==> flow/design.v <==
`timescale 1ns / 1ps
module ted
(
	input         clk,				 
	input         reset,
	input  [15:0] addr_in,
	output [15:0] addr_out,
	input   [7:0] data_in,
	output  [7:0] data_out,
	input         rw,
	output        cpuclk,			 
	output  [6:0] color,				 
	output        csync,
	output reg    hsync,
	output reg    vsync,
	output reg    hblank,
	output reg    vblank_out,
	input         wide,
	output        ce_pix,
	output        irq,
	output        ba,
	output reg    cs_io,
	output reg    cs_ram,
	output reg    cs0,
	output reg    cs1,
	output reg    aec,
	output  [4:0] snd,
	output        pal,
	input   [7:0] k,
	input   [1:0] tvmode,
	output        cpuenable			 
);
parameter TIMER1LO=6'h00;
parameter TIMER1HI=6'h01;
parameter TIMER2LO=6'h02;
parameter TIMER2HI=6'h03;
parameter TIMER3LO=6'h04;
parameter TIMER3HI=6'h05;
parameter CONTROL1=6'h06;
parameter CONTROL2=6'h07;
parameter KEYLATCH=6'h08;
parameter IRQ		=6'h09;
parameter IRQEN	=6'h0A;
parameter RASTER	=6'h0B;
parameter CURPOSHI=6'h0C;
parameter CURPOSLO=6'h0D;
parameter CH1FREQLO=6'h0E;
parameter CH2FREQLO=6'h0F;
parameter CH2FREQHI=6'h10;
parameter SOUNDCTRL=6'h11;
parameter BMAPBASE=6'h12;
parameter CHARBASE=6'h13;
parameter VIDEOBASE=6'h14;
parameter BGCOLOR0=6'h15;
parameter BGCOLOR1=6'h16;
parameter BGCOLOR2=6'h17;
parameter BGCOLOR3=6'h18;
parameter EXCOLOR=6'h19;
parameter CHARPOSRELOADHI=6'h1A;
parameter CHARPOSRELOADLO=6'h1B;
parameter VSCANPOSHI=6'h1C;
parameter VSCANPOSLO=6'h1D;
parameter HSCANPOS=6'h1E;
parameter FLASH_VERTSUB=6'h1F;
parameter ROMEN=6'h3E;
parameter RAMEN=6'h3F;
localparam IDLE=3'b000,THALT1=3'b001,THALT2=3'b010,THALT3=3'b011,TDMA=3'b100;
reg [2:0] dma_state,dma_nextstate;			 
reg [15:0] timer1,timer1_reload;													 
reg [15:0] timer2;																			 
reg [15:0] timer3;																			 
reg test,ecm,bmm,den,rsel;										 
reg [2:0] yscroll;																				 
reg bmm_reg,ecm_reg;																	 
reg reverse,stop,mcm,csel;									          
reg [2:0] xscroll;																				 
reg reverse_reg,mcm_reg;																 
reg [7:0] keylatch;																			 
reg Cnt1Irq,Cnt2Irq,Cnt3Irq,RasterIrq;
wire LPIrq=1'b1;				 
reg enCnt1Irq,enCnt2Irq,enCnt3Irq,enRasterIrq;
wire enLPIrq=1'b0; 	 
reg [8:0] RasterCmp;																			 
reg [9:0] CursorPos;																			 
reg [9:0] Ch1Freq;																			 
reg [9:0] Ch2Freq;																			 
reg damode,ch2noise,ch2en,ch1en;										 
reg [3:0] volume;																				 
reg [2:0] bmapbase;																			 
reg charrom;																						 
reg [5:0] charbase;																			 
reg clkmode;																						 
reg [4:0] vmbase;																				 
reg [6:0] bgcolor0,bgcolor1,bgcolor2,bgcolor3,excolor;	 
reg [9:0] CharPosReload;																	 
reg [8:0] vcounter;							   											 
reg [8:0] hcounter;							   											 
reg [4:0] FlashCount;																			 
reg [2:0] VertSubCount;																		 
reg [7:0] refreshcounter;
reg refresh;
reg [3:0] phicounter;				    			 
reg phi;												 
reg singleclock;									 
reg [8:0] hcounter_next;
reg [8:0] vcounter_next;
reg [8:0] videoline;								 
reg [7:0] dataout_reg;							 
reg [7:0] data_in_reg;									 
reg [5:0] addr_in_reg;									 
reg [6:0] colorreg;								 
reg ramen;											 
reg t1stop,t2stop,t3stop;			 
reg resetRasterIrq, resetCnt1Irq,resetCnt2Irq,resetCnt3Irq;  
reg RasterIrqDone;									 
reg enabledisplay;									 
reg badline2;										 
reg ext_fetch;										 
reg char_fetch;										 
reg dma_window;										 
reg char_window;									 
reg inc_flashcount_window;						 
reg inc_vertsub_window;							 
reg inc_vertline_window;							 
reg hpos_0,hpos_8,hpos_154,hpos_172,hpos_288,hpos_295,hpos_296,hpos_303,hpos_304;
reg hpos_312,hpos_320,hpos_336,hpos_343,hpos_348,hpos_352,hpos_359,hpos_380,hpos_382;
reg hpos_384,hpos_391,hpos_392,hpos_400,hpos_407,hpos_424,hpos_431,hpos_432,hpos_440,hpos_1,hpos_321;
reg inc_charpos;									 
reg [15:0] addr_out_reg;								 
reg [15:0] tedaddress;									 
reg datahold;										 
reg VertSubActive;									 
reg tedwrite_delay;								 
reg csyncreg,palreg,equalization,eq1,eq2;		 
reg [9:0] videocounter;							 
reg inc_videocounter;								 
reg [9:0] videocounter_reload;				 
reg [9:0] CharPosition;							 
reg CharPosLatch;									 
reg latch_window;									 
reg latch_charposition;							 
reg [7:0] attr_buf [0:39];								 
reg [7:0] char_buf [0:39];								 
reg [7:0] nextchar,currentchar,waitingchar,pixelchar;	 
reg [7:0] nextattr,currentattr,waitingattr,pixelattr;	
reg [7:0] nextpixels,currentpixels,waitingpixels;
reg [7:0] pixelshiftreg;							 
reg [5:0] shiftcount;								 
reg verticalscreen;								 
reg widescreen,narrowscreen;				 
reg videoshift;										 
reg nextcursor,currentcursor,waitingcursor;   
reg [6:0] pixelcolor;									 
reg doubleshift;									 
reg dotfetch;												 
reg dotfetch_reg;									 
reg [2:0] xscroll_latch;							 
reg [2:0] yscroll_latch;							 
reg vblank;							 
reg refresh_inc;									 
reg stopreg;											 
reg [1:0] audiocycle;								 
reg [9:0] ch1count,ch2count;			 
reg ch1state,ch2state;						 
reg ch1stateclk_prev,ch2stateclk_prev;
reg [7:0] noisegen;								 
reg [4:0] digivolume;								 
reg [17:0] watchdog_ch1,watchdog_ch2;	 
integer i;
integer j;
integer n;
wire dphi;													 
wire [8:0] EOS,VS_START,VS_STOP,EQ_START,EQ_STOP,VBLANK_START,VBLANK_STOP;		 
wire tick8;													 
wire blanking;												 
wire lowrom,highrom;										 
wire irqpos;												 
wire io,tedreg,tedwrite;								 
wire badline;												 
wire attr_fetch_line;									 
wire tedlatch;												 
wire [7:0] charpointer,attrpointer;
wire multicolor;											 
wire pixelscreen;											 
wire ch1clk,ch2clk;										 
wire ch1stateclk,ch2stateclk;							 
wire ch1audio,ch2audio;									 
wire noise;													 
wire watchdog_ch1max,watchdog_ch2max;				 
wire cycle_end=(phicounter==15)?1'b1:1'b0;				 
wire single_cycle_end=(cycle_end & phi)?1'b1:1'b0;	 
always @(posedge clk) begin									 
	phicounter<=phicounter+1'd1;
	if(reset) begin								 
		phicounter<=4'b0;
	end
end
assign cpuclk = singleclock?phi:dphi;						 
assign dphi = phicounter[3];									 
assign cpuenable=(single_cycle_end)?1'b1:					 
						(cycle_end && !singleclock)?1'b1:
						1'b0;
always @(posedge clk) begin									 
	if (cycle_end)	phi<=~phi;											
	if(reset) begin								 
		phi<=1'b0;
	end
end
always @(posedge clk)											 
	begin
	if(single_cycle_end)											 
		singleclock<=((enabledisplay & ext_fetch) | refresh | clkmode | stop);		 
		if(reset) begin								 
		singleclock<=1'b0;
	end
end
always @(posedge clk)
	begin
	if(single_cycle_end)
		stopreg<=stop;
		if(reset) begin								 
		stopreg<=1'b0;
	end
end
always @(posedge clk)											 
	begin
	if(hpos_296)
		ext_fetch<=0;
	else if(hpos_400)
		ext_fetch<=1;
		if(reset) begin								 
		ext_fetch<=1'b0;
	end
end
assign attr_fetch_line=(videoline>=0 && videoline<203);
always @(posedge clk)											 
	begin
	if(hpos_336)
		refresh<=0;
	else if(hpos_296)
		refresh<=1;
		if(reset) begin								 
		refresh<=1'b0;
	end
end
always @(posedge clk)											 
	begin
	if(hpos_343)
		refresh_inc<=0;
	else if(hpos_303)
		refresh_inc<=1;
		if(reset) begin								 
		refresh_inc<=1'b0;
	end
end
always @(posedge clk)
	begin
		if(single_cycle_end & (refresh_inc|stopreg))
					refreshcounter<=refreshcounter+1'd1;
		else	if(hpos_431 & (videoline==0|refresh_inc|stopreg))
			refreshcounter<=8'h00;
		if(reset) begin								 
		refreshcounter<=8'h00;
	end
end
assign tick8=(phicounter[1:0]==3)?1'b1:1'b0;  
assign ce_pix = tick8;
always @(posedge clk)
	begin
		hcounter<=hcounter_next;
		vcounter<=vcounter_next;
		if(hpos_392)
			videoline<=vcounter;
		if(reset) begin								 
		hcounter<=9'b0;
		vcounter<=9'b0;
		videoline<=9'b0;
	end
end
always @*									 
	begin
	hcounter_next=hcounter;
		if (tedlatch & addr_in_reg[5:0]==HSCANPOS)								 
			begin
				hcounter_next=hcounter+1'd1;
				hcounter_next[8:3]=~data_in_reg[7:2];		 
			end
		else if (tick8 & ~stopreg)
			begin
				if (hcounter==9'd455)
					hcounter_next=9'd0;
				else
					hcounter_next=hcounter+1'd1;
			end
	end
always @*									 
	begin
	vcounter_next=vcounter;
		if(tedwrite & addr_in[5:1]==5'b01110)								 
			begin
			if(addr_in[0]==0)
				vcounter_next={data_in[0],vcounter[7:0]};
			else vcounter_next={vcounter[8],data_in};
			end
		else if(inc_vertline_window & single_cycle_end)
				begin
					if (vcounter==EOS)
							vcounter_next=0;
					else	vcounter_next=vcounter+1'd1;
				end
	end
always @(posedge clk)
	begin
	if(hpos_384)
		inc_vertline_window<=1;
	else if (single_cycle_end)
		inc_vertline_window<=0;
		if(reset) begin								 
		inc_vertline_window<=1'b0;
	end
end
always @(posedge clk) begin
	if(tedwrite)												 
		begin
		if (addr_in[5:0]==TIMER1LO)
			begin
				timer1[7:0]<=data_in;
				timer1_reload[7:0]<=data_in;
				t1stop<=1;
			end
		if (addr_in[5:0]==TIMER1HI)
			begin
				timer1[15:8]<=data_in;
				timer1_reload[15:8]<=data_in;
				t1stop<=0;
			end
		end
	if(phicounter==7 && ~phi & ~t1stop & ~stopreg)			 
		begin															
		if(timer1==0)											
			timer1<=timer1_reload-1'd1;
		else
			timer1<=timer1-1'd1;
		end
	if(reset) begin
		t1stop <= 1;
		timer1 <= 16'hFFFF;
	end
	if(reset) begin								 
		timer1_reload<=16'b0;
	end
end
always @(posedge clk) begin
	if(tedwrite)													 
		begin
		if (addr_in[5:0]==TIMER2LO)
			begin
				timer2[7:0]<=data_in;
				t2stop<=1;
			end
		if (addr_in[5:0]==TIMER2HI)
			begin
				timer2[15:8]<=data_in;
				t2stop<=0;
			end
		end
	else if(phicounter==15 && phi==0 && t2stop==0 && stopreg==0)		 
	begin
		timer2<=timer2-1'd1;
	end
	if(reset) begin
		t2stop <= 1;
		timer2 <= 16'hFFFF;
	end
end
always @(posedge clk) begin
	if(tedwrite)
		begin
		if (addr_in[5:0]==TIMER3LO)							 
			begin
				timer3[7:0]<=data_in;
				t3stop<=1;
			end
		if (addr_in[5:0]==TIMER3HI)
			begin
				timer3[15:8]<=data_in;
				t3stop<=0;
			end
		end
	if(phicounter==7 && phi==1 && t3stop==0 && stopreg==0)				 
		begin
		timer3<=timer3-1'd1;
		end
	if(reset) begin
		t3stop <= 1;
		timer3 <= 16'hFFFF;
	end
end
assign irqpos=(phicounter==4 & ~phi)?1'b1:1'b0;
always @(posedge clk)
	begin
	if(reset|resetCnt1Irq)
		Cnt1Irq<=0;
	else if(irqpos && timer1==0)
		Cnt1Irq<=1;
	end
always @(posedge clk)
	begin
	if(reset|resetCnt2Irq)
		Cnt2Irq<=0;
	else if(irqpos && timer2==0)
		Cnt2Irq<=1;
	end
always @(posedge clk)
	begin
	if(reset|resetCnt3Irq)
		Cnt3Irq<=0;
	else if(irqpos && timer3==0) 
		Cnt3Irq<=1;
	end
always @(posedge clk)
	begin
	if (reset|resetRasterIrq)
		RasterIrq<=0;
	else	if (RasterCmp==vcounter)
		begin
		if(~RasterIrqDone & tick8)			 
			begin
			RasterIrq<=1;
			RasterIrqDone<=1;
			end
		end
	else RasterIrqDone<=0;
		if(reset) begin								 
		RasterIrqDone<=1'b0;
	end
end
assign irq=~((enCnt1Irq & Cnt1Irq)|(enCnt2Irq & Cnt2Irq)| (enCnt3Irq & Cnt3Irq) | (enRasterIrq & RasterIrq) | (enLPIrq & LPIrq));
always @(posedge clk)
	begin
		if((singleclock & ~phi) | (dma_state==TDMA))
			aec<=0;
		else aec<=1;
		if(reset) begin								 
		aec<=0;
	end
end
assign ba=(dma_state==IDLE)?1'b1:1'b0;
assign badline=((yscroll_latch==videoline[2:0]) & enabledisplay & attr_fetch_line)?1'b1:1'b0;			 
always @(posedge clk)
	begin
	if(inc_vertline_window & single_cycle_end)
		begin
		if(badline)
			badline2<=1;
		else if(badline2)
			badline2<=0;
		end
		if(reset) begin								 
		badline2<=1'b0;
	end
end
always @(posedge clk)										 
	begin
	if(single_cycle_end)
		yscroll_latch<=yscroll;
		if(reset) begin								 
		yscroll_latch<=3'b0;
	end
end
always @(posedge clk)
	begin
	if(videoline==0 && den==1)
		enabledisplay<=1;
	if(videoline==204)
		enabledisplay<=0;
		if(reset) begin								 
		enabledisplay<=1'b0;
	end
end
always @(posedge clk)					 
	begin
	if(videoline==9'd204)
		char_fetch<=0;
	else if(badline2)
		char_fetch<=1;
		if(reset) begin								 
		char_fetch<=1'b0;
	end
end
always @(posedge clk)					 
	begin
	if(hpos_296)
		inc_charpos<=0;
	else if(hpos_432)
		inc_charpos<=1;
		if(reset) begin								 
		inc_charpos<=1'b0;
	end
end
always @(posedge clk)					 
	begin
	latch_charposition<=0;
	if(hpos_288)
		latch_window<=1;
	else if(single_cycle_end & latch_window)
		begin
		latch_window<=0;
		latch_charposition<=1;			 
		end
		if(reset) begin								 
		latch_charposition<=1'b0;
		latch_window<=1'b0;
	end
end
always @(posedge clk)
	begin
	if(hpos_392)
		begin
		if(VertSubCount==6)
			CharPosLatch<=1;				 
		else 
			CharPosLatch<=0;
		end
		if(reset) begin								 
		CharPosLatch<=1'b0;
	end
end
always @(posedge clk)					 
	begin
	if(tedwrite & addr_in[5:0]==CHARPOSRELOADHI)
			CharPosReload[9:8]<=data_in[1:0];
	else if(tedwrite & addr_in[5:0]==CHARPOSRELOADLO)
			CharPosReload[7:0]<=data_in;
	else if(hpos_392 & videoline==EOS)		 
			CharPosReload<=0;
	else if(CharPosLatch & latch_charposition & VertSubActive)				 
			CharPosReload<=CharPosition;
		if(reset) begin								 
		CharPosReload<=10'b0;
	end
end
always @(posedge clk)									 
	begin
	if(hpos_392)											 
		CharPosition<=0;
	else
		begin
		if(hpos_432 & enabledisplay & VertSubActive)										 
			CharPosition<=CharPosReload;
		else if(inc_charpos & single_cycle_end)
			CharPosition<=CharPosition+1'd1;
		end
		if(reset) begin								 
		CharPosition<=10'b0;
	end
end
always @(posedge clk)
	begin
	dma_state<=dma_nextstate;
		if(reset) begin								 
		dma_state<=IDLE;
	end
end
always @*
	begin
	dma_nextstate=dma_state;
	case(dma_state)
	IDLE:		begin	
				if((badline|badline2) & dma_window)
					dma_nextstate=THALT1;
				end
	THALT1:	begin
				if((badline|badline2) & dma_window & single_cycle_end)
					dma_nextstate=THALT2;
				else if (~dma_window | ~(badline|badline2))
					dma_nextstate=IDLE;
				end
	THALT2:	begin
				if((badline|badline2) & dma_window & single_cycle_end)
					dma_nextstate=THALT3;
				else if (~dma_window | ~(badline|badline2))
					dma_nextstate=IDLE;
				end
	THALT3:	begin
				if((badline|badline2) & dma_window & single_cycle_end)
					dma_nextstate=TDMA;
				else if (~dma_window | ~(badline|badline2))
					dma_nextstate=IDLE;
				end
	TDMA:		begin
				if (~dma_window | ~(badline|badline2))
					dma_nextstate=IDLE;
				end
	default:	dma_nextstate=IDLE;
	endcase	
	end
always @(posedge clk)
	begin
	if(hpos_407 & tick8)
		dma_window<=1;
	else if(hpos_295 & tick8)
		dma_window<=0;
		if(reset) begin								 
		dma_window<=1'b0;
	end
end
always @(posedge clk)				 
	begin
	if(enabledisplay)
		begin
		if(hpos_296 | shiftcount==6'd40)
			inc_videocounter<=0;
		else if(hpos_432)
			inc_videocounter<=1;
		end
		if(reset) begin								 
		inc_videocounter<=1'b0;
	end
end
always @(posedge clk)
	begin
	if(hpos_392 & videoline==EOS)	 
		videocounter_reload<=0;
		else if(inc_videocounter && hcounter_next == 9'd432 && tick8)  
		videocounter_reload<=videocounter+1'd1;
	else if(VertSubCount==6 && latch_charposition && enabledisplay)			 
		videocounter_reload<=videocounter;
		if(reset) begin								 
		videocounter_reload<=10'b0;
	end
end	
always @(posedge clk)						 
	begin
	if(enabledisplay)
		begin
		if(hpos_432)
			videocounter<=videocounter_reload;
		else if(inc_videocounter & single_cycle_end)							 
			videocounter<=videocounter+1'd1;
		end
		if(reset) begin								 
		videocounter<=10'b0;
	end
end
always @(posedge clk)
	begin
	if(single_cycle_end)
		begin
		if(inc_videocounter)
			begin
			if(badline)	begin									 
				attr_buf[0]<=data_in;
				end
			else begin
				attr_buf[0]<=attr_buf[39];
				end
			for(i=1;i<40;i=i+1) begin
				attr_buf[i]<=attr_buf[i-1];
				end
			nextattr<=attr_buf[39];
			shiftcount<=shiftcount+1'd1;
			if(((CursorPos==CharPosition) && VertSubActive) || (CursorPos==0 && CharPosition==0))					 
				nextcursor<=1;
			else nextcursor<=0;
			end
		else begin
			nextattr<=0;
			shiftcount<=0;
			end
		end
		if(reset) begin								 
		for(i=0;i<=39;i=i+1) attr_buf[i]<=8'd0;
		nextattr<=8'b0;
		shiftcount<=6'b0;
		nextcursor<=1'b0;
	end
end
always @(posedge clk)
	begin
	if(single_cycle_end)
		begin
		if(inc_videocounter)
			begin
			if(badline2) begin
				char_buf[0]<=data_in;
				nextchar<=data_in;
				end
			else begin
				char_buf[0]<=char_buf[39];
				nextchar<=char_buf[39];
				end
			for(j=1;j<40;j=j+1) begin
				char_buf[j]<=char_buf[j-1];
				end
			end 	
		else begin
			nextchar<=0;
			end
		end
		if(reset) begin								 
		for(i=0;i<=39;i=i+1) char_buf[i]<=8'd0;
		nextchar<=8'b0;
	end
end
always @(posedge clk)							 
	begin
	if(hpos_304)
		char_window<=0;
	else if(hpos_440 & enabledisplay)
		char_window<=1;
		if(reset) begin								 
		char_window<=1'b0;
	end
end
always @(posedge clk)								 
	begin
	if(char_window)
		begin
		if(hpos_440)
			nextpixels<=0;
		else if(cycle_end & ~phi)
			nextpixels<=data_in;
		end
		if(reset) begin								 
		nextpixels<=8'b0;
	end
end
always @(posedge clk)
	begin
	if(hpos_392)					
		inc_vertsub_window<=1;
	else if(single_cycle_end)
		inc_vertsub_window<=0;
	if (hpos_380 & badline)													 
		VertSubActive<=1;
	else if (~enabledisplay)												 
		VertSubActive<=0;
		if(reset) begin								 
		inc_vertsub_window<=1'b0;
		VertSubActive<=1'b0;
	end
end
always @(posedge clk)
		begin
			if(tedwrite && addr_in[5:0]==FLASH_VERTSUB)					 
				VertSubCount<=data_in[2:0];
			else 
				if(inc_vertsub_window & single_cycle_end)					 
						if (videoline==0)											 
							VertSubCount<=3'd7;
						else if(enabledisplay & VertSubActive) 
							VertSubCount<=VertSubCount+1'd1;					 
			if(reset) begin								 
		VertSubCount<=3'b0;
	end
end
always @(posedge clk)
	begin
	if(hpos_348)
		inc_flashcount_window<=1;
	else if(single_cycle_end)
		inc_flashcount_window<=0;
	if(tedwrite && addr_in[5:0]==FLASH_VERTSUB)
			FlashCount[3:0]<=data_in[6:3];
	else if(videoline==205 & inc_flashcount_window & single_cycle_end)
			FlashCount<=FlashCount+1'd1;
		if(reset) begin								 
		inc_flashcount_window<=1'b0;
		FlashCount<=5'b0;
	end
end
always @(hcounter)
	begin
	hpos_0=0;
	hpos_1=0;
	hpos_8=0;
	hpos_154=0;
	hpos_172=0;
	hpos_288=0;
	hpos_295=0;
	hpos_296=0;
	hpos_303=0;
	hpos_304=0;
	hpos_312=0;
	hpos_320=0;
	hpos_321=0;
	hpos_336=0;
	hpos_343=0;
	hpos_348=0;
	hpos_352=0;
	hpos_359=0;
	hpos_380=0;
	hpos_382=0;
	hpos_384=0;
	hpos_391=0;
	hpos_392=0;
	hpos_400=0;
	hpos_407=0;
	hpos_424=0;
	hpos_431=0;
	hpos_432=0;
	hpos_440=0;
	case (hcounter)
				0:		hpos_0=1;				 
				1:    hpos_1=1;
				8:		hpos_8=1;				 
				154:  hpos_154=1;				 
				172:	hpos_172=1;				 
				288:	hpos_288=1;				 
				295:	hpos_295=1;				 
				296:	hpos_296=1;				 
				303:	hpos_303=1;				 
				304:  hpos_304=1;				 
				312:	hpos_312=1;				 
				320: 	hpos_320=1;				 
				321:  hpos_321=1;
				336:  hpos_336=1;				 
				343:	hpos_343=1;				 
				348:	hpos_348=1;				 
				352:	hpos_352=1;				 
				359:	hpos_359=1;				 
				380:	hpos_380=1;
				382:	hpos_382=1;				 
				384:	hpos_384=1;				 
				391: 	hpos_391=1;	
				392:	hpos_392=1;				 
				400:  hpos_400=1;				 
				407:	hpos_407=1;				 
				424:	hpos_424=1;				 
				431:	hpos_431=1;				 
				432:	hpos_432=1;				 
				440:  hpos_440=1;				 
				default:;
	endcase				
end
always @(posedge clk)									 
	begin
		if(rsel==1) begin
			if(videoline==9'd4)					 
				verticalscreen<=1;
			else if (videoline==9'd204)			 
				verticalscreen<=0;
		 end
		else begin
			if(videoline==9'd8)					 
				verticalscreen<=1;
			else if(videoline==9'd200)			 
				verticalscreen<=0;
		end
		if(reset) begin								 
		verticalscreen<=1'b0;
	end
end
always @(posedge clk)									 
	begin
		if(enabledisplay & verticalscreen) 
			begin 
				if(hpos_320 & tick8)
					widescreen<=0;
				else if (hpos_0 & tick8)
					widescreen<=1;
				if(hpos_312 & tick8)
					narrowscreen<=0;
				else if (hpos_8 & tick8)
					narrowscreen<=1;
			end
		if(reset) begin								 
		widescreen<=1'b0;
		narrowscreen<=1'b0;
	end
end
always @(posedge clk)
	begin
	if (hpos_312)
		videoshift<=0;
	else if(enabledisplay & hpos_440)
		videoshift<=1;
		if(reset) begin								 
		videoshift<=1'b0;
	end
end
always @(posedge clk)						 
	begin
	if(hpos_440)
		begin
		waitingattr<=0;
		waitingchar<=0;
		waitingpixels<=0;
		currentattr<=0;
		currentchar<=0;
		currentpixels<=0;
		end
	else if(cycle_end & videoshift)
		begin
		if(phi)
			begin
			currentchar<=nextchar;
			waitingchar<=currentchar;
			currentattr<=nextattr;
			waitingattr<=currentattr;
			waitingpixels<=currentpixels;
			currentcursor<=nextcursor;
			waitingcursor<=currentcursor;
			end
		else if(~phi)
			currentpixels<=nextpixels;
		end
		if(reset) begin								 
		waitingattr<=8'b0;
		waitingchar<=8'b0;
		waitingpixels<=8'b0;
		currentattr<=8'b0;
		currentchar<=8'b0;
		currentpixels<=8'b0;
		currentcursor<=1'b0;
		waitingcursor<=1'b0;
	end
end
wire cursor=(waitingcursor & ~FlashCount[4]);
always @(posedge clk)										 
	begin
	if (single_cycle_end)
		begin
		xscroll_latch<=xscroll;
		ecm<=ecm_reg;
		bmm<=bmm_reg;
		reverse<=reverse_reg;
		mcm<=mcm_reg;
		end
		if(reset) begin								 
		xscroll_latch<=3'b0;
		ecm<=1'b0;
		bmm<=1'b0;
		reverse<=1'b0;
		mcm<=1'b0;
	end
end
always @(posedge clk)										 
	begin
	if(videoshift | widescreen)												 
		begin
		if(tick8)									
			begin
				doubleshift<=~doubleshift;
				if(hcounter[2:0] == xscroll_latch)				 
					begin
					doubleshift<=0;
					if(cursor & ~bmm & ~ecm & ~mcm)		 
						pixelshiftreg<=waitingpixels^8'hFF;
					else pixelshiftreg<=waitingpixels;
					pixelattr<=waitingattr;					 
					pixelchar<=waitingchar;
					end
				else
					begin
					if(~multicolor)
						pixelshiftreg<={pixelshiftreg[6:0],1'b0};
					else if(doubleshift)											 
						pixelshiftreg<={pixelshiftreg[5:0],2'b0};
					end
			end
		end
	else pixelshiftreg<=0;									 
		if(reset) begin								 
		doubleshift<=1'b0;
		pixelshiftreg<=8'b0;
		pixelattr<=8'b0;
		pixelchar<=8'b0;
	end
end
assign pixelscreen=(csel)?widescreen:narrowscreen;					 
assign multicolor= mcm & (ecm | pixelattr[3] | bmm);			 
always @*									 
	begin
	pixelcolor=bgcolor0;
	if(pixelscreen & enabledisplay)
		begin
			if (~bmm & ~ecm) 				 
				begin
				if(~multicolor)					 
					begin
					if((reverse|mcm)?pixelshiftreg[7]:(pixelshiftreg[7]& ~(pixelattr[7] & FlashCount[4]))^pixelchar[7])
						pixelcolor=pixelattr[6:0];
					end
				else 
					begin						 
						case(pixelshiftreg[7:6])
							2'b00:	pixelcolor=bgcolor0;
							2'b01:	pixelcolor=bgcolor1;
							2'b10:	pixelcolor=bgcolor2;
							2'b11:	pixelcolor={pixelattr[6:4],1'b0,pixelattr[2:0]};
						endcase
					end				
				end
			else if (~mcm & ~bmm & ecm)		 
				begin
					if(pixelshiftreg[7])
						pixelcolor=pixelattr[6:0];
					else begin
						case(pixelchar[7:6])
							2'b00:	pixelcolor=bgcolor0;
							2'b01:	pixelcolor=bgcolor1;
							2'b10:	pixelcolor=bgcolor2;
							2'b11:	pixelcolor=bgcolor3;
						endcase
					end	
				end
			else if(~mcm & bmm & ~ecm)			 
				begin
				if(pixelshiftreg[7])
					pixelcolor={pixelattr[2:0],pixelchar[7:4]};
				else pixelcolor={pixelattr[6:4],pixelchar[3:0]};
				end
			else if(mcm & bmm & ~ecm)		  
				begin
				case(pixelshiftreg[7:6])
							2'b00:	pixelcolor=bgcolor0;
							2'b01:	pixelcolor={pixelattr[2:0],pixelchar[7:4]};
							2'b10:	pixelcolor={pixelattr[6:4],pixelchar[3:0]};
							2'b11:	pixelcolor=bgcolor1;
						endcase
				end
			else										 
				begin
				pixelcolor=7'b0;
				end
		end
	else
			pixelcolor=excolor;
	end
always @(posedge clk)						 
	begin
	if (tick8)
		if(~blanking)
		colorreg<=pixelcolor;
		else colorreg<=0;
		if(reset) begin								 
		colorreg<=7'b0;
	end
end
assign pal = !tvmode ? !palreg : tvmode[0];
assign EOS = pal?9'd311:9'd261;					 
assign VS_START = pal?9'd254:9'd229;			 
assign VS_STOP = pal?9'd257:9'd232; 			 
assign EQ_START = pal?9'd251:9'd226;			 
assign EQ_STOP = pal?9'd260:9'd235;				 
assign VBLANK_START = pal?9'd251:9'd226; 		 
assign VBLANK_STOP = pal?9'd269:9'd244;		 
always @(posedge clk)								 
	begin
	csyncreg<=(equalization)?(eq1&eq2)^vsync:hsync;
		if(reset) begin								 
		csyncreg<=1'b0;
	end
end
always @(posedge clk)								 
	begin
	if (videoline==VS_START && hpos_400)
		vsync<=1;
	else if (videoline==VS_STOP && hpos_400)
		vsync<=0;
		if(reset) begin								 
		vsync<=0;
	end
end
always @(posedge clk)								 
	begin
	if(videoline==EQ_START && hpos_400)
		equalization<=1;
	else if (videoline==EQ_STOP && hpos_400)
		equalization<=0;
		if(reset) begin								 
		equalization<=1'b0;
	end
end
always @(posedge clk)								 
	begin
	if(hpos_154)
		eq1<=0;
	else if (hpos_172)
		eq1<=1;
	if(hpos_382)
		eq2<=0;
	else if (hpos_400)
		eq2<=1;
		if(reset) begin								 
		eq1<=1'b1;
		eq2<=1'b1;
	end
end
always @(posedge clk)								 
	begin
	if(hpos_359)
		hsync<=0;
	else if (hpos_391)
		hsync<=1;
		if(reset) begin								 
		hsync<=0;
	end
end
always @(posedge clk) begin							 
	if((wide && hpos_1) || (~wide && hpos_424)) begin										
		if(videoline==VBLANK_STOP) vblank_out<=0;
		hblank<=0;
	end else if((wide && hpos_321) || (~wide && hpos_352)) begin		 
		if(videoline==VBLANK_START) vblank_out<=1;
		hblank<=1;
	end
	if(reset) begin								 
		vblank_out<=0;
		hblank<=0;
	end
end
always @(posedge clk)							 
	begin
	if(videoline==VBLANK_STOP)
		vblank<=0;
	else if(videoline==VBLANK_START)
		vblank<=1;
		if(reset) begin								 
		vblank<=1'b0;
	end
end
assign blanking=hblank|vblank;
assign csync=csyncreg;
assign color=colorreg;
always @(posedge clk)		 
	begin
case (phicounter)			 
	1:		begin	
				cs_io<=1;
				cs_ram<=1;
				cs0<=1;
				cs1<=1;
			end
	7:		if(io) cs_io<=0;
			else if(~tedreg) begin
				cs_ram<=0;
				if(rw & ((~ramen & ~dotfetch_reg) | (charrom & dotfetch_reg ))) begin	 
					cs0<=~lowrom;	          
					cs1<=~highrom;           
					cs_ram<=lowrom|highrom;  
				end
			end
	endcase
	if(reset) begin								 
		cs_io<=1;
		cs_ram<=1;
		cs0<=1;
		cs1<=1;
	end
	end
assign lowrom=(addr_in[15:14]==2'b10);							 
assign highrom=(addr_in[15:14]==2'b11);							 
assign io=(addr_in[15:8]==8'hFD || addr_in[15:8]==8'hFE);	 
assign tedreg=(addr_in[15:6]==10'b1111111100 && (addr_in[5]==0 || addr_in[5:1]==7'b11111));		 
assign addr_out=(~aec)?addr_out_reg:16'hffff;
always @(posedge clk)
	begin
		if(cycle_end)
			begin
			addr_out_reg<=tedaddress;
			dotfetch_reg<=dotfetch;
			end
		if(reset) begin								 
		addr_out_reg<=0;
		dotfetch_reg<=1'b0;
	end
end
assign charpointer=(inc_videocounter)?((badline2)?data_in:char_buf[39]):8'd0;	
always @*
	begin
	tedaddress=16'hffff;
	dotfetch=0;
	if(phi==0)						 
		begin
		if(dma_state==TDMA)
			tedaddress={vmbase,(badline)?1'b0:1'b1,videocounter};				 
		end
	else  
		begin						  
		if(refresh_inc|stopreg)				 
			tedaddress={8'hff,refreshcounter};
		else if(inc_charpos & char_fetch)
			begin
			dotfetch=1;
			if(~bmm)				 
				begin
				tedaddress=(~reverse)?{charbase[5:0],charpointer[6:0],VertSubCount}:{charbase[5:1],charpointer,VertSubCount};
				tedaddress[10:9]=(ecm)?2'b00:tedaddress[10:9];
				end
			else
				tedaddress={bmapbase,CharPosition,VertSubCount};	 
			end
		end
	end
assign tedwrite=tedreg&~rw&cycle_end;		 
assign tedlatch=tedwrite_delay & (phicounter==3);		 
always @(posedge clk)
	begin
		if(tedwrite)
			tedwrite_delay<=1;
		else if (phicounter==3)
			tedwrite_delay<=0;
		if(reset) begin								 
		tedwrite_delay<=1'b0;
	end
end
always @(posedge clk)
	begin
	if(reset) ramen <= 0;
	resetRasterIrq<=1'b0;
	resetCnt1Irq<=1'b0;
	resetCnt2Irq<=1'b0;
	resetCnt3Irq<=1'b0;
	if (tedwrite)											 
		begin
		data_in_reg<=data_in;
		addr_in_reg<=addr_in[5:0];
			case(addr_in[5:0])
				CONTROL1:	 
							begin
							test<=data_in[7];
							ecm_reg<=data_in[6];
							bmm_reg<=data_in[5];
							den<=data_in[4];
							rsel<=data_in[3];
							yscroll<=data_in[2:0];
							end
				CONTROL2:	 
							begin
							reverse_reg<=data_in[7];
							palreg<=data_in[6];
							stop<=data_in[5];
							mcm_reg<=data_in[4];
							csel<=data_in[3];
							xscroll<=data_in[2:0];
							end
				KEYLATCH:	 
							keylatch<=k[7:0];
				IRQ:			 
							begin
							resetCnt3Irq<=data_in[6];
							resetCnt2Irq<=data_in[4];
							resetCnt1Irq<=data_in[3];
							resetRasterIrq<=data_in[1];
							end
				IRQEN:		 
							begin
							enCnt3Irq<=data_in[6];
							enCnt2Irq<=data_in[4];
							enCnt1Irq<=data_in[3];
							enRasterIrq<=data_in[1];
							RasterCmp[8]<=data_in[0];
							end
				RASTER:		 
							RasterCmp[7:0]<=data_in;
				CURPOSHI:	 
							CursorPos[9:8]<=data_in[1:0];
				CURPOSLO:	 
							CursorPos[7:0]<=data_in;
				CH1FREQLO:	 
							Ch1Freq[7:0]<=data_in;
				CH2FREQLO:	 
							Ch2Freq[7:0]<=data_in;
				CH2FREQHI:	 
							Ch2Freq[9:8]<=data_in[1:0];
				SOUNDCTRL:	 
							begin
							damode<=data_in[7];
							ch2noise<=data_in[6];
							ch2en<=data_in[5];
							ch1en<=data_in[4];
							volume<=data_in[3:0];
							end
				BMAPBASE:	 
							begin
							bmapbase<=data_in[5:3];
							charrom<=data_in[2];
							Ch1Freq[9:8]<=data_in[1:0];
							end
				CHARBASE:	 
							begin
							charbase<=data_in[7:2];
							clkmode<=data_in[1];
							end
				VIDEOBASE:	 
							vmbase<=data_in[7:3];
				BGCOLOR0:	 
							bgcolor0<=7'h7f;
				BGCOLOR1:	 
							bgcolor1<=7'h7f;
				BGCOLOR2:	 
							bgcolor2<=7'h7f;
				BGCOLOR3:	 
							bgcolor3<=7'h7f;
				EXCOLOR:		 
							excolor<=7'h7f;
				ROMEN:		ramen<=1'b0;
				RAMEN:		ramen<=1'b1;
				default:;
			endcase
		end
	else if (tedlatch)			 
		case(addr_in_reg[5:0])
				BGCOLOR0:	 
							bgcolor0<=data_in_reg[6:0];
				BGCOLOR1:	 
							bgcolor1<=data_in_reg[6:0];
				BGCOLOR2:	 
							bgcolor2<=data_in_reg[6:0];
				BGCOLOR3:	 
							bgcolor3<=data_in_reg[6:0];
				EXCOLOR:		 
							excolor<=data_in_reg[6:0];
				default:;
		endcase
		if(reset) begin								 
		resetRasterIrq<=0;
		resetCnt1Irq<=0;
		resetCnt2Irq<=0;
		resetCnt3Irq<=0;
		data_in_reg<=0;
		addr_in_reg<=0;
		test<=1'b0;
		ecm_reg<=1'b0;
		bmm_reg<=1'b0;
		den<=1'b0;
		rsel<=1'b0;
		yscroll<=3'b0;
		reverse_reg<=1'b0;
		palreg<=1'b0;
		stop<=1'b0;
		mcm_reg<=1'b0;
		csel<=1'b0;
		xscroll<=3'b0;
		keylatch<=8'hff;
		enCnt3Irq<=1'b0;
		enCnt2Irq<=1'b0;
		enCnt1Irq<=1'b0;
		enRasterIrq<=1'b0;
		RasterCmp<=9'b0;
		CursorPos<=10'b0;
		Ch1Freq<=10'b0;
		Ch2Freq<=10'b0;
		damode<=1'b0;
		ch2noise<=1'b0;
		ch2en<=1'b0;
		ch1en<=1'b0;
		volume<=4'b0;
		bmapbase<=3'b0;
		charrom<=1'b0;
		charbase<=6'b0;
		clkmode<=1'b0;
		vmbase<=5'b0;
		bgcolor0<=7'b0;
		bgcolor1<=7'b0;
		bgcolor2<=7'b0;
		bgcolor3<=7'b0;
		excolor<=7'b0;
	end
end
always @(posedge clk)
	begin
	if(tedreg & rw)
		begin
		if(phicounter==7)										 
			begin
				case(addr_in[5:0])
				TIMER1LO:	 
							dataout_reg<=timer1[7:0];
				TIMER1HI:	 
							dataout_reg<=timer1[15:8];
				TIMER2LO:	 
							dataout_reg<=timer2[7:0];
				TIMER2HI:	 
							dataout_reg<=timer2[15:8];
				TIMER3LO:	 
							dataout_reg<=timer3[7:0];
				TIMER3HI:	 
							dataout_reg<=timer3[15:8];
				CONTROL1:	 
							begin
							dataout_reg[7]<=test;
							dataout_reg[6]<=ecm;
							dataout_reg[5]<=bmm;
							dataout_reg[4]<=den;
							dataout_reg[3]<=rsel;
							dataout_reg[2:0]<=yscroll;
							end
				CONTROL2:	 
							begin
							dataout_reg[7]<=reverse;
							dataout_reg[6]<=~pal;
							dataout_reg[5]<=stop;
							dataout_reg[4]<=mcm;
							dataout_reg[3]<=csel;
							dataout_reg[2:0]<=xscroll;
							end
				KEYLATCH:	 
							begin
							dataout_reg<=keylatch;
							end
				IRQ:			 
							begin
							dataout_reg[7]<=~irq;
							dataout_reg[6]<=Cnt3Irq;
							dataout_reg[4]<=Cnt2Irq;
							dataout_reg[3]<=Cnt1Irq;
							dataout_reg[2]<=LPIrq;			 
							dataout_reg[1]<=RasterIrq;
							end
				IRQEN:		 
							begin
							dataout_reg[6]<=enCnt3Irq;
							dataout_reg[4]<=enCnt2Irq;
							dataout_reg[3]<=enCnt1Irq;
							dataout_reg[2]<=enLPIrq;			 
							dataout_reg[1]<=enRasterIrq;
							dataout_reg[0]<=RasterCmp[8];
							end
				RASTER:		 
							dataout_reg<=RasterCmp[7:0];
				CURPOSHI:	 
							dataout_reg[1:0]<=CursorPos[9:8];
				CURPOSLO:	 
							dataout_reg<=CursorPos[7:0];
				CH1FREQLO:	 
							dataout_reg<=Ch1Freq[7:0];
				CH2FREQLO:	 
							dataout_reg<=Ch2Freq[7:0];
				CH2FREQHI:	 
							begin
							dataout_reg[7]<=1'b0;				 
							dataout_reg[1:0]<=Ch2Freq[9:8];
							end
				SOUNDCTRL:  
							begin
							dataout_reg[7]<=damode;
							dataout_reg[6]<=ch2noise;
							dataout_reg[5]<=ch2en;
							dataout_reg[4]<=ch1en;
							dataout_reg[3:0]<=volume;
							end
				BMAPBASE:   
							begin
							dataout_reg[5:3]<=bmapbase;
							dataout_reg[2]<=charrom;
							dataout_reg[1:0]<=Ch1Freq[9:8];
							end
				CHARBASE:   
							begin
							dataout_reg[7:2]<=charbase;
							dataout_reg[1]<=clkmode;
							dataout_reg[0]<=~ramen;
							end
				VIDEOBASE:  
							dataout_reg[7:3]<=vmbase;
				BGCOLOR0:  
							dataout_reg[6:0]<=bgcolor0;
				BGCOLOR1:  
							dataout_reg[6:0]<=bgcolor1;
				BGCOLOR2:  
							dataout_reg[6:0]<=bgcolor2;
				BGCOLOR3:  
							dataout_reg[6:0]<=bgcolor3;
				EXCOLOR:  
							dataout_reg[6:0]<=excolor;
				CHARPOSRELOADHI:  
							dataout_reg[1:0]<=CharPosReload[9:8];
				CHARPOSRELOADLO:  
							dataout_reg<=CharPosReload[7:0];
				VSCANPOSHI:	 
							dataout_reg[0]<=vcounter[8];
				VSCANPOSLO:  
							dataout_reg<=vcounter[7:0];
				HSCANPOS:	 
							dataout_reg<={hcounter[8:2],1'b0};
				FLASH_VERTSUB:  
							begin
							dataout_reg[6:3]<=FlashCount[3:0];
							dataout_reg[2:0]<=VertSubCount;
							end
				ROMEN:	 
							dataout_reg<=8'h00;
				RAMEN:	 
							dataout_reg<=8'h00;
				default:;
				endcase
			end
		else if(phicounter==10)								 
			datahold<=1;
		end
	if(phicounter==1)
		begin
		datahold<=0;
		dataout_reg<=8'hff;
		end
		if(reset) begin								 
		dataout_reg<=8'hff;
		datahold<=1'b0;
	end
end
assign data_out=(datahold)?dataout_reg:8'hff;
assign snd=(ch1audio ? digivolume : 5'd0)+(ch2audio ? digivolume : 5'd0);  
always @(posedge clk)						 
	begin
	if(single_cycle_end)
		audiocycle<=audiocycle+1'd1;
		if(reset) begin								 
		audiocycle<=2'b0;
	end
end
assign ch1clk=single_cycle_end&(audiocycle==2'b11);		 
assign ch2clk=single_cycle_end&(audiocycle==2'b01);		 
always @(posedge clk)
	begin
	if(ch1clk)
		begin
		if((ch1count==10'h3ff) || damode)
			ch1count<=Ch1Freq+1'd1;
		else	ch1count<=ch1count+1'd1;
		end
		if(reset) begin								 
		ch1count<=10'b0;
	end
end
assign ch1stateclk=(ch1count==10'h3ff)?1'b1:1'b0;
always @(posedge clk)	 
	begin
	ch1stateclk_prev<=ch1stateclk;
	if(damode|watchdog_ch1max)							 
		ch1state<=0;
	else if(~ch1stateclk_prev & ch1stateclk)		 
				ch1state<=~ch1state;						 
		if(reset) begin								 
		ch1stateclk_prev<=1'b0;
		ch1state<=1'b0;
	end
end
assign ch1audio=(ch1en)?~ch1state:1'b0;		 
always @(posedge clk)									 
	begin
	if((~ch1stateclk_prev & ch1stateclk)|watchdog_ch1max)		 
		watchdog_ch1<=0;
	else if(ch1clk)										 
		watchdog_ch1<=watchdog_ch1+1'd1;
		if(reset) begin								 
		watchdog_ch1<=18'b0;
	end
end
assign watchdog_ch1max=(watchdog_ch1==18'd188416)?1'b1:1'b0;	
always @(posedge clk)
	begin
	if(ch2clk)
		begin
		if((ch2count==10'h3ff) || damode)
			ch2count<=Ch2Freq+1'd1;
		else	ch2count<=ch2count+1'd1;
		end
		if(reset) begin								 
		ch2count<=10'b0;
	end
end
assign ch2stateclk=(ch2count==10'h3ff)?1'b1:1'b0;
always @(posedge clk)	 
	begin
	ch2stateclk_prev<=ch2stateclk;
	if(damode)												 
		ch2state<=0;
	else if(~ch2stateclk_prev & ch2stateclk)		 
				ch2state<=~ch2state;						 
		if(reset) begin								 
		ch2stateclk_prev<=1'b0;
		ch2state<=1'b0;
	end
end
assign ch2audio=(ch2en)?~ch2state:noise;		 
always @(posedge clk)									 
	begin
	if((~ch2stateclk_prev & ch2stateclk)|watchdog_ch2max)		 
		watchdog_ch2<=0;
	else if(ch2clk)										 
		watchdog_ch2<=watchdog_ch2+1'd1;
		if(reset) begin								 
		watchdog_ch2<=18'b0;
	end
end
assign watchdog_ch2max=(watchdog_ch2==18'd188416)?1'b1:1'b0;	
always @(posedge clk)
	begin
	if(damode)
		noisegen<=0;
	else if(~ch2stateclk_prev & ch2stateclk)
		begin
		for(n=1;n<8;n=n+1)
			begin
			noisegen[n]<=noisegen[n-1];
			end
		noisegen[0]<=1'b1^noisegen[7]^noisegen[5]^noisegen[4]^noisegen[1];
		end
		if(reset) begin								 
		noisegen<=8'b0;
	end
end
assign noise=(ch2noise)?noisegen[0]:1'b0;		 
always @*								 
	begin
	case (volume)
				0: digivolume=0;
				1: digivolume=1;
				2: digivolume=3;
				3: digivolume=5;
				4: digivolume=7;
				5: digivolume=9;
				6: digivolume=11;
				7: digivolume=13;
		default:	digivolume=15;
	endcase
	end
endmodule
* Tool chain data of ted
What the tools print for ted, step after step.
Lines are those of the file above, counted from 1.
Operators carry their Yosys type and port widths (W data, S select, Z words).
Cell names lack the library's common part.
The mark n/a stands for no value.
- Top module :: ted
- Clock :: clk
- Cell library :: sky130hd
- Timing corner :: tt_025C_1v80

* Elaborated design
Yosys after proc, flatten, opt, wreduce and memory -nomap, before mapping. Print and check cells are not counted. Equal cells are merged and count once.
Yosys's memory passes give these memory sizes; they may raise the number of words (mostly to a power of two), join words into wider ones and drop unused or constant bits.
- Memories kept :: 1
- Memory bits (read-only) :: 32
- Output and inout port bits :: 52
- Bits in registers :: 1187
- Elaborated cells :: 986
- Bits of input ports :: 38
- Word width x clocked read ports :: 4
- $add $sub $neg :: 20
- Bitwise gates (word level) :: 143
- Mux-type cells :: 249
- Equal/unequal tests :: 136
- $lt $le $gt $ge :: 2
- Reductions and logical operators :: 187
** Memory list
- (no name shown) :: depth 8, bits a word 4, rd ports 1, write ports 0, RTL line 1610 : case (volume)
** Operator list (number)
- $mux W8 :: 36
- $eq A9 B9 Y1 const B :: 26
- $mux W7 :: 30
- $eq A6 B5 Y1 const B :: 22
- $mux W1 :: 113
- $reduce_and A2 Y1 :: 45
- $mux W9 :: 10
- $pmux W7 S4 :: 3
- $reduce_bool A2 Y1 :: 40
- $mux W16 :: 5
- $mux W10 :: 8
- $and A1 B1 Y1 :: 74
- $sub A16 B1 Y16 const B :: 4
- $add A10 B1 Y10 const B :: 6
- $pmux W1 S29 :: 2
- $reduce_bool A27 Y1 :: 2
- $eq A9 B9 Y1 :: 6
- $pmux W1 S27 :: 2
- $reduce_and A3 Y1 :: 17
- $logic_not A16 Y1 :: 3
- $eq A6 B4 Y1 const B :: 8
- $eq A9 B8 Y1 const B :: 5
- $reduce_or A2 Y1 :: 19
- $not A1 Y1 :: 36
- $mux W3 :: 12
- $reduce_bool A31 Y1 :: 1
- $pmux W1 S31 :: 1
- $eq A10 B10 Y1 const B :: 3
Other operator kinds: 67; their cells: 198.

* Longest topological paths
Depth = most cells in a row (Yosys ltp): at word level without a register or memory, in the mapped netlist without a sequential cell, where the memories' decode and read muxes count.
- Depth after elaboration :: 10
- ABC_AREA :: 1
- Mapped depth :: 16

* Synthesis result
Source: synth_stat.txt of the flow (Yosys; design flattened, memories mapped). It holds for the ABC_AREA given above (unset counts as 0); a run with the other value may have another netlist.
** Cells by type
- dfxtp_1 :: number 1193, area in all 2.39E+04 um2
- nor2_1 :: number 1732, area in all 6.5E+03 um2
- o21ai_0 :: number 1020, area in all 5.1E+03 um2
- nand2_1 :: number 902, area in all 3.39E+03 um2
- inv_1 :: number 521, area in all 1.96E+03 um2
- a21oi_1 :: number 349, area in all 1.75E+03 um2
- nand3_1 :: number 268, area in all 1.34E+03 um2
- clkbuf_1 :: number 283, area in all 1.06E+03 um2
- xor2_1 :: number 68, area in all 595.571 um2
- nand4_1 :: number 81, area in all 506.736 um2
- o22ai_1 :: number 81, area in all 506.736 um2
- a211oi_1 :: number 65, area in all 487.968 um2
- ha_1 :: number 36, area in all 450.432 um2
- nor3_1 :: number 84, area in all 420.403 um2
- buf_2 :: number 66, area in all 330.317 um2
- a31oi_1 :: number 44, area in all 275.264 um2
- o211ai_1 :: number 35, area in all 262.752 um2
- o221ai_1 :: number 24, area in all 210.202 um2
Not listed: further types 48, cells in them 298.
- Sequential area :: 23882.9 um2
- Cells in the netlist :: 7150
- Flip-flop cells :: 1193
- Synthesis area :: 51309.2 um2

* Worst setup path after synthesis
Path of least setup slack by OpenSTA after synthesis, without wires, with an ideal clock, recovery checks aside; 20% of the period is set as input and as output delay. Where synthesis merged equal registers, the netlist keeps one of their names.
- Kind :: input -> output
- Start :: input port tvmode[1]
- End :: output port pal
- Data arrival time :: 2.562 ns
- Path slack :: 5.438 ns
- Stages :: 2
- Clock period :: 10.0 ns
- Path delay :: 0.562 ns
- Path buffers :: 1
- Required time :: 8.000 ns
- External input delay :: 2.000 ns
- External output delay :: 2.000 ns
- Period reached after synthesis :: 4.562 ns
"path delay" is the arrival time less input delay plus setup time.
A path that ends at an output port has no setup time.
"stages" counts driving pins, that of a launching flip-flop among them; a cell with two outputs on the path counts twice.
"period reached after synthesis" = period - worst setup slack (recovery checks aside). The figure is calculated, with input and output delays left at 20% of the set period.
The rows between start and end are the longest chain of elaborated cells between them; the timing report does not say that the signal goes this way. Where chains are equally long, one stands for them.
Each line given opens the expression or statement behind the cell; cells for indexed reads and writes are added by Yosys, which also makes memories of some case tables.
- Cell sequence :: o21bai_1 buf_2
- Cells in the longest elaborated chain :: 2
- Elaborated cells between the ends (all ways) :: 2
** RTL lines, path after synthesis
- start, declared :: RTL line 30 : input [1:0] tvmode,
- $logic_not A2 Y1 :: RTL line 1042 : assign pal = !tvmode ? !palreg : tvmode[0];
- $mux W1 :: RTL line 1042
- end, declared :: RTL line 28 : output pal,

* Path in the finished layout
From the final timing report of run 1: the path of least setup slack in the routed layout; clock arrival at registers is part of the times.
- Kind :: input -> output
- Start :: input port tvmode[1]
- End :: output port pal
- Clock period :: 10.0 ns
- Path buffers :: 3
- External input delay :: 2.00 ns
- Path slack :: 4.11 ns
- Data arrival time :: 3.89 ns
- Stages :: 4
- Required time :: 8.00 ns
- External output delay :: 2.00 ns
The rows between start and end are the longest chain of elaborated cells between them; the timing report does not say that the signal goes this way. Where chains are equally long, one stands for them.
- Cell sequence :: clkdlybuf4s50_1 o21bai_1 buf_2 clkdlybuf4s50_1
- Cells in the longest elaborated chain :: 2
- Elaborated cells between the ends (all ways) :: 2
** RTL lines, path post-layout
- start, declared :: RTL line 30 : input [1:0] tvmode,
- $logic_not A2 Y1 :: RTL line 1042 : assign pal = !tvmode ? !palreg : tvmode[0];
- $mux W1 :: RTL line 1042
- end, declared :: RTL line 28 : output pal,

Top module ted; platform sky130hd; tools Yosys and OpenROAD; 5 stored runs in no particular order. Input and output delays are each 20% of the period that was set; the output load is 0.01 pF.
"time on the worst setup path": the worst setup path's part of the clock period (all of it between registers, 20% less for each end at a port) less its slack. A launch clock that arrives late makes it longer, a capture clock that arrives late makes it shorter.
"total power of the final layout" rests on the timing tool's default activity at the inputs, not on a simulated workload.

** Run 1
- Settings :: ABC_AREA=1; CTS_CLUSTER_DIAMETER=332; GPL_TIMING_DRIVEN=0; SETUP_SLACK_MARGIN=1.83; SLEW_MARGIN=35; period_ns=10.0; CAP_MARGIN=20; CORE_MARGIN=2; CORE_UTILIZATION=40
- Standard-cell area after routing :: 58889.0 um2
- Worst setup slack after layout :: 4.112 ns
- Setup total negative slack :: 0.000 ns
- Total power of the final layout :: 10.214 mW
- Yosys chip area after synthesis :: 51309.2 um2
- Post-layout utilization :: 46.2%
- Lowest hold slack :: 0.380 ns
- Time on the worst setup path :: 1.89 ns
- Critical path type :: input -> output
- Total die area :: 131153.0 um2

** Run 2
- Settings :: CAP_MARGIN=40; CELL_PAD_IN_SITES_GLOBAL_PLACEMENT=3; CORE_UTILIZATION=70; CTS_CLUSTER_DIAMETER=400; GPL_ROUTABILITY_DRIVEN=1; GPL_TIMING_DRIVEN=0; MAX_ROUTING_LAYER=met5; PLACE_DENSITY_LB_ADDON=0.29; SETUP_SLACK_MARGIN=-0.05; SLEW_MARGIN=40; period_ns=6.0; CORE_MARGIN=2
- Outcome :: no results, placement failed with FLW-0024

** Run 3
- Settings :: ABC_AREA=1; CAP_MARGIN=25; CELL_PAD_IN_SITES_DETAIL_PLACEMENT=2; CORE_ASPECT_RATIO=0.63; CORE_MARGIN=8; CORE_UTILIZATION=42; CTS_CLUSTER_DIAMETER=110; CTS_CLUSTER_SIZE=87; GPL_TIMING_DRIVEN=1; HOLD_SLACK_MARGIN=0.13; MAX_ROUTING_LAYER=met5; MIN_ROUTING_LAYER=met2; PLACE_DENSITY=0.75; SETUP_SLACK_MARGIN=0.72; TNS_END_PERCENT=20; period_ns=6.91; SLEW_MARGIN=20
- Outcome :: no results, placement failed with DPL-0033

** Run 4
- Settings :: CAP_MARGIN=25; CORE_ASPECT_RATIO=0.67; CORE_UTILIZATION=24; CTS_CLUSTER_DIAMETER=174; GPL_TIMING_DRIVEN=0; MAX_ROUTING_LAYER=met5; PLACE_DENSITY=0.37; SETUP_SLACK_MARGIN=1.88; TNS_END_PERCENT=25; period_ns=6.91; CORE_MARGIN=2; SLEW_MARGIN=20
- Total die area :: 218156.0 um2
- Total power of the final layout :: 14.939 mW
- Lowest hold slack :: 0.374 ns
- Yosys chip area after synthesis :: 51446.8 um2
- Time on the worst setup path :: 3.65 ns
- Critical path type :: input -> register
- Post-layout utilization :: 28.5%
- Worst setup slack after layout :: 1.880 ns
- Setup total negative slack :: 0.000 ns
- Standard-cell area after routing :: 60770.8 um2

** Run 5
- Settings :: CORE_UTILIZATION=62; period_ns=5.95; CAP_MARGIN=20; CORE_MARGIN=2; SLEW_MARGIN=20
- Setup total negative slack :: 0.000 ns
- Post-layout utilization :: 69.1%
- Worst setup slack after layout :: 1.431 ns
- Standard-cell area after routing :: 56730.7 um2
- Total power of the final layout :: 16.236 mW
- Total die area :: 85299.0 um2
- Yosys chip area after synthesis :: 51446.8 um2
- Time on the worst setup path :: 3.33 ns
- Critical path type :: input -> register
- Lowest hold slack :: 0.386 ns
